==> flow/design.v <==
/*verilator lint_off UNUSEDSIGNAL*/
/*verilator lint_off MULTITOP*/
/*verilator lint_off WIDTH*//*verilator lint_off LATCH*/
module fadd_sub(
  input logic        clk_i,
  input logic [31:0] operand_a,
  input logic [31:0] operand_b,
  output logic[31:0] result_o
);
  logic [7:0]  a_exponent, b_exponent;             
  logic [7:0]  result_exponent;
  logic [23:0] a_mantissa, b_mantissa;             
  logic [24:0] result_mantissa;
  logic        a_sign, b_sign, result_sign;        
  logic [23:0] tmp_mantissa;
  logic [7:0]  in_e, out_e;
  logic [24:0] in_m, out_m;
  logic [7:0]  diff;
always_ff@(posedge(clk_i))
begin
  a_sign <= operand_a[31];
  b_sign <= operand_b[31];
  if(operand_a[30:23]==0)
    begin
      a_exponent <= (operand_a[22:0] != 0)? 8'b00000001 : 8'b00000000;
      a_mantissa <= {1'b0,operand_a[22:0]};
    end
  else
    begin
      a_exponent <= operand_a[30:23];
      a_mantissa <= {1'b1,operand_a[22:0]};
    end
  if(operand_b[30:23]==0)
    begin
      b_exponent <= (operand_b[22:0] != 0)? 8'b00000001 : 8'b00000000;
      b_mantissa <= {1'b0,operand_b[22:0]};
    end
  else
    begin
      b_exponent <= operand_b[30:23];
      b_mantissa <= {1'b1,operand_b[22:0]};
    end
end
always_comb
begin
  diff         = 8'd0;
  tmp_mantissa = 24'd0;
  if(a_exponent == b_exponent)
    begin
      result_exponent = a_exponent;
      if(a_sign == b_sign)                                                     
        begin
          result_sign           = a_sign;
          result_mantissa       = a_mantissa + b_mantissa;
        end
      else                                                                    
        begin
          if(a_mantissa > b_mantissa)
            begin
              result_sign     = a_sign;
              result_mantissa = a_mantissa - b_mantissa;
            end
          else
            begin
              result_sign     = b_sign;
              result_mantissa = b_mantissa - a_mantissa;
            end
        end
    end
  else                                                                               
    begin
      if(a_exponent > b_exponent)
        begin
          result_sign     = a_sign;
          result_exponent = a_exponent;
          diff            = a_exponent - b_exponent;
          tmp_mantissa    = b_mantissa >> diff;
          if(a_sign == b_sign)
            result_mantissa = a_mantissa + tmp_mantissa;
          else
            result_mantissa = a_mantissa - tmp_mantissa;
        end
      else
        begin
          result_sign      = b_sign;
          result_exponent  = b_exponent;
          diff             = b_exponent - a_exponent;
          tmp_mantissa     = a_mantissa >> diff;
          if(a_sign == b_sign)
            result_mantissa  = b_mantissa + tmp_mantissa;
          else
            result_mantissa  = b_mantissa - tmp_mantissa;
        end
    end
  if(result_mantissa[24]==1)
    begin
      result_exponent = result_exponent + 8'd1;
      result_mantissa = result_mantissa >> 1;
    end
  result_o = {result_sign, result_exponent, result_mantissa[22:0]};
end
endmodule
==> From RTL to reports: fadd_sub <==
The steps from the RTL of fadd_sub to its reports follow in flow order.
Line numbers count from 1 in the design file above.
Operators: Yosys type, input widths -> output width; for muxes data width and select width s.
Cell names lack the library's common part.
{ "design": {"design": "fadd_sub", "clock": "clk_i", "lib": "sky130hd", "pvt_corner": "tt_025C_1v80"} }

==> Word-level counts <==
Source: Yosys, flattened and elaborated, memories not mapped. Widths are those after wreduce; folded enables and synchronous resets count as part of the registers. Registers that Yosys merges into a memory's read port (data or address) are not register bits. Print and check cells do not count. Equal cells are merged and count once.
{ "bits": {"input_bits": 65, "out_inout_bits": 32, "word_cells": 46, "reg_bits": 66} }
{ "classes": {"shifts": 2, "compare": 2, "n_eq": 2, "add_sub_neg": 10, "reduce_and_logical": 4, "n_mux": 20} }
{ "op_table": {"columns": ["op", "n"], "rows": [
  ["$mux 25", 6],
  ["$sub 24x24->25", 4],
  ["$add 24x24->25", 3],
  ["$shr 24x8->24", 2],
  ["$mux 24", 2],
  ["$reduce_bool 23->1", 2],
  ["$mux 8", 5],
  ["$gt 24x24->1", 1],
  ["$mux 23", 1],
  ["$sub 8x8->8", 2],
  ["$logic_not 8->1", 2],
  ["$add 8x1->8 const B", 1],
  ["$gt 8x8->1", 1],
  ["$eq 8x8->1", 1],
  ["$mux 1", 6],
  ["$eq 1x1->1", 1]
]} }

==> Logic depth <==
Longest topological path by Yosys (ltp), each cell counted once; first at word level (registers and memories cut), then after technology mapping (sequential cells cut; the memories' decode and read muxes count).
{ "logic_depth": {"ltp_word": 7, "abc_area": 0, "depth_mapped": 40, "mapped_depth_nobuf": 34} }

==> Mapped cells and area <==
Yosys stat after the flow's synthesis: flattened, memories mapped to cells. It holds for the ABC_AREA given above (unset counts as 0); a run with the other value may have another netlist.
Totals and module areas in this step are rounded.
{ "by_type": {"columns": ["cell", "n", "type_area_um2"], "rows": [
  ["ha_1", 113, 1.41E+03],
  ["dfxtp_1", 66, 1.32E+03],
  ["a21oi_1", 119, 595.571],
  ["mux2i_1", 59, 590.566],
  ["o21ai_0", 106, 530.509],
  ["xnor2_1", 54, 472.954],
  ["nand2_1", 125, 469.2],
  ["inv_1", 115, 431.664],
  ["nor2_1", 112, 420.403],
  ["mux4_2", 18, 405.389],
  ["clkbuf_1", 57, 213.955],
  ["a21o_1", 26, 195.187],
  ["nand3_1", 38, 190.182],
  ["nor3_1", 37, 185.178],
  ["xor2_1", 20, 175.168],
  ["o21bai_1", 22, 165.158],
  ["mux4_1", 6, 157.651],
  ["nor4_1", 25, 156.4]
]} }
Other cell types: 67; their cells: 284.
{ "synth_totals": {"ff_cells": 66, "synth_area_um2": 10410, "buf_cells": 83, "mapped_cells": 1402, "seqArea_um2": 1321} }

==> Worst setup path after synthesis <==
Source: OpenSTA report_checks on the synthesized netlist (no wires, ideal clock, input and output delay 20% of the period each), path of least setup slack; recovery checks are left aside. Register names are those of the netlist, which keeps one name where synthesis merged equal registers.
{ "synth_timing": {"path_kind": "reg-to-output", "start": "register a_exponent[0]", "end": "output port result_o[30]", "arrival_time_ps": 7356, "driving_pins": 37, "output_delay_ps": 2400, "tclk_ps": 12000, "n_path_buf": 2, "path_delay_ps": 7356, "t_first_pin_ps": 0, "slack_ps": 2244, "t_required_ps": 9600, "period_less_setup_slack_ps": 9756} }
"path_delay_ps" = arrival - input delay + setup time.
At an output port there is no setup time.
"driving_pins": output pins that drive a net of the path, with the launching flip-flop's if there is one; two outputs of one cell count as two.
"period_less_setup_slack_ps" = period - worst setup slack (recovery checks aside). The figure is calculated, with input and output delays left at 20% of the set period.
The rows between start and end are the longest chain of elaborated cells between them; the timing report does not say that the signal goes this way. Where chains are equally long, one stands for them.
A line is the first line of the expression or statement that the cell stems from. Yosys adds cells for indexed reads and writes and turns some case tables into memories.
{ "synth_between": {"path_cell_list": "dfxtp_1 -> inv_1 -> ha_1 -> fa_1 -> nand3b_1 -> a21oi_1 -> o21a_4 -> buf_8 -> mux4_1 -> mux2i_2 -> mux2i_1 -> a22oi_1 -> o21ai_0 -> inv_1 -> ha_1 -> inv_1 -> or4_4 -> nor3_4 -> nand2_1 -> or2_2 -> a22oi_1 -> o32ai_1 -> ha_1 -> a21o_1 -> a21oi_1 -> nor2_1 -> a21oi_1 -> o211a_1 -> o31ai_1 -> a21oi_1 -> nand3_1 -> o22ai_1 -> o21bai_1 -> nor3_1 -> buf_4 -> nor4_2 -> xnor2_1", "elab_chain_cells": 7, "cone_cells": 18, "lines_between": 14, "cone_classes": "add/sub: 7; compare: 1; eq/ne: 1; shift: 2; mux: 7"} }
{ "synth_lines": {"columns": ["element", "line", "source"], "rows": [
  ["start: declaration", 10, "logic [7:0]  a_exponent, b_exponent;"],
  ["start: assignment", 25, "a_exponent <= (operand_a[22:0] != 0)? 8'b00000001 : 8'b00000000;"],
  ["start: assignment", 30, "a_exponent <= operand_a[30:23];"],
  ["$sub 8x8->8", 87, "diff             = b_exponent - a_exponent;"],
  ["$shr 24x8->24", 88, "tmp_mantissa     = a_mantissa >> diff;"],
  ["$sub 24x24->25", 92, "result_mantissa  = b_mantissa - tmp_mantissa;"],
  ["$mux 25", 89, "if(a_sign == b_sign)"],
  ["$mux 25", 72, "if(a_exponent > b_exponent)"],
  ["$mux 25", 48, "if(a_exponent == b_exponent)"],
  ["$mux 8", 95, "if(result_mantissa[24]==1)"],
  ["end: declaration", 8, "output logic[31:0] result_o"]
]} }

==> Worst path after layout <==
From the final timing report of job 1: the path of least setup slack in the routed layout; clock arrival at registers is part of the times.
The report prints the path's times to 10 ps; the period is as set.
{ "layout_timing": {"path_kind": "reg-to-output", "start": "register a_exponent[0]", "end": "output port result_o[14]", "slack_ps": 2800, "n_path_buf": 3, "t_required_ps": 11760, "t_first_pin_ps": 350, "tclk_ps": 14700, "driving_pins": 36, "output_delay_ps": 2940, "arrival_time_ps": 8960} }
The rows between start and end are the longest chain of elaborated cells between them; the timing report does not say that the signal goes this way. Where chains are equally long, one stands for them.
{ "layout_between": {"path_cell_list": "dfxtp_1 -> inv_1 -> ha_4 -> fa_1 -> nand3b_1 -> a21oi_4 -> o21a_4 -> buf_6 -> mux4_2 -> mux2i_2 -> mux2i_1 -> a22oi_1 -> o21ai_1 -> inv_1 -> ha_1 -> inv_1 -> or4_4 -> nor3_4 -> nand2_1 -> or2_2 -> a22oi_1 -> o32ai_1 -> ha_1 -> a21o_1 -> a21oi_1 -> nor2_1 -> a21oi_1 -> o211a_1 -> o31ai_1 -> a21oi_2 -> o22ai_1 -> o21bai_2 -> nor3_2 -> buf_4 -> mux2i_1 -> clkdlybuf4s50_1", "elab_chain_cells": 7, "cone_cells": 15, "lines_between": 13, "cone_classes": "add/sub: 6; compare: 1; eq/ne: 1; shift: 2; mux: 5"} }
{ "layout_lines": {"columns": ["element", "line", "source"], "rows": [
  ["start: declaration", 10, "logic [7:0]  a_exponent, b_exponent;"],
  ["start: assignment", 25, "a_exponent <= (operand_a[22:0] != 0)? 8'b00000001 : 8'b00000000;"],
  ["start: assignment", 30, "a_exponent <= operand_a[30:23];"],
  ["$sub 8x8->8", 87, "diff             = b_exponent - a_exponent;"],
  ["$shr 24x8->24", 88, "tmp_mantissa     = a_mantissa >> diff;"],
  ["$sub 24x24->25", 92, "result_mantissa  = b_mantissa - tmp_mantissa;"],
  ["$mux 25", 89, "if(a_sign == b_sign)"],
  ["$mux 25", 72, "if(a_exponent > b_exponent)"],
  ["$mux 25", 48, "if(a_exponent == b_exponent)"],
  ["$mux 23", 95, "if(result_mantissa[24]==1)"],
  ["end: declaration", 8, "output logic[31:0] result_o"]
]} }

Ticket comment

Record of 4 stored runs of the RTL-to-layout flow on fadd_sub, platform sky130hd. The runs are unordered. Constraints: input delay and output delay 20% of the set period each, output load 0.01 pF.
"achieved_period_ps" = clock period - worst setup slack. The figure is calculated, with input and output delays left at 20% of the set period.
"critical_path_time_ps" is the time allowed to the run's worst setup path (the clock period less input and output delay, where it has them) less its slack. Clock arrival times count: a late capture clock shortens it, a late launch clock lengthens it.
"totalPower_mw" is the tool's figure for a default switching activity; nothing was simulated.
"critical_path_time_ps" is known to 10 ps.
The results are shown rounded.
[
  {
    "run": "job 1",
    "settings": { "CAP_MARGIN": 15, "CORE_UTILIZATION": 47, "CTS_CLUSTER_SIZE": 62, "MAX_ROUTING_LAYER": "met5", "PLACE_DENSITY": 0.73, "SETUP_SLACK_MARGIN": 2.38, "SLEW_MARGIN": 35, "TNS_END_PERCENT": 95, "period_ns": 14.7, "CORE_MARGIN": 2 },
    "results": { "final_setup_ws_ps": 2804, "utilization_pct": 56.0, "yosys_chip_area_um2": 10410, "die_um2": 23360, "totalPower_mw": 1.989, "achieved_period_ps": 11896, "holdWs_ps": 3029, "critical_path_time_ps": 8960, "path_kind": "reg-to-output" }
  },
  {
    "run": "job 2",
    "settings": { "CORE_UTILIZATION": 40, "period_ns": 14.8, "CAP_MARGIN": 20, "CORE_MARGIN": 2, "SLEW_MARGIN": 20 },
    "results": { "final_setup_ws_ps": 1762, "utilization_pct": 45.8, "yosys_chip_area_um2": 10410, "die_um2": 27340, "totalPower_mw": 1.915, "achieved_period_ps": 13038, "holdWs_ps": 3050, "critical_path_time_ps": 10080, "path_kind": "reg-to-output" }
  },
  {
    "run": "job 3",
    "settings": { "ABC_AREA": 1, "CORE_MARGIN": 3, "CORE_UTILIZATION": 40, "CTS_CLUSTER_SIZE": 93, "HOLD_SLACK_MARGIN": -0.09, "MIN_ROUTING_LAYER": "met2", "PLACE_DENSITY": 0.59, "period_ns": 12.0, "CAP_MARGIN": 20, "SLEW_MARGIN": 20 },
    "results": { "final_setup_ws_ps": 811, "utilization_pct": 46.2, "yosys_chip_area_um2": 11200, "die_um2": 30030, "totalPower_mw": 2.661, "achieved_period_ps": 11189, "holdWs_ps": 2478, "critical_path_time_ps": 8790, "path_kind": "reg-to-output" }
  },
  {
    "run": "job 4",
    "settings": { "ABC_AREA": 1, "CELL_PAD_IN_SITES_DETAIL_PLACEMENT": 0, "CORE_UTILIZATION": 39, "CTS_CLUSTER_DIAMETER": 25, "GPL_TIMING_DRIVEN": 0, "PLACE_DENSITY_LB_ADDON": 0.03, "SLEW_MARGIN": 5, "period_ns": 13.1, "CAP_MARGIN": 20, "CORE_MARGIN": 2 },
    "results": { "final_setup_ws_ps": 1821, "utilization_pct": 45.5, "yosys_chip_area_um2": 11200, "die_um2": 30080, "totalPower_mw": 2.416, "achieved_period_ps": 11279, "holdWs_ps": 2715, "critical_path_time_ps": 8660, "path_kind": "reg-to-output" }
  }
]
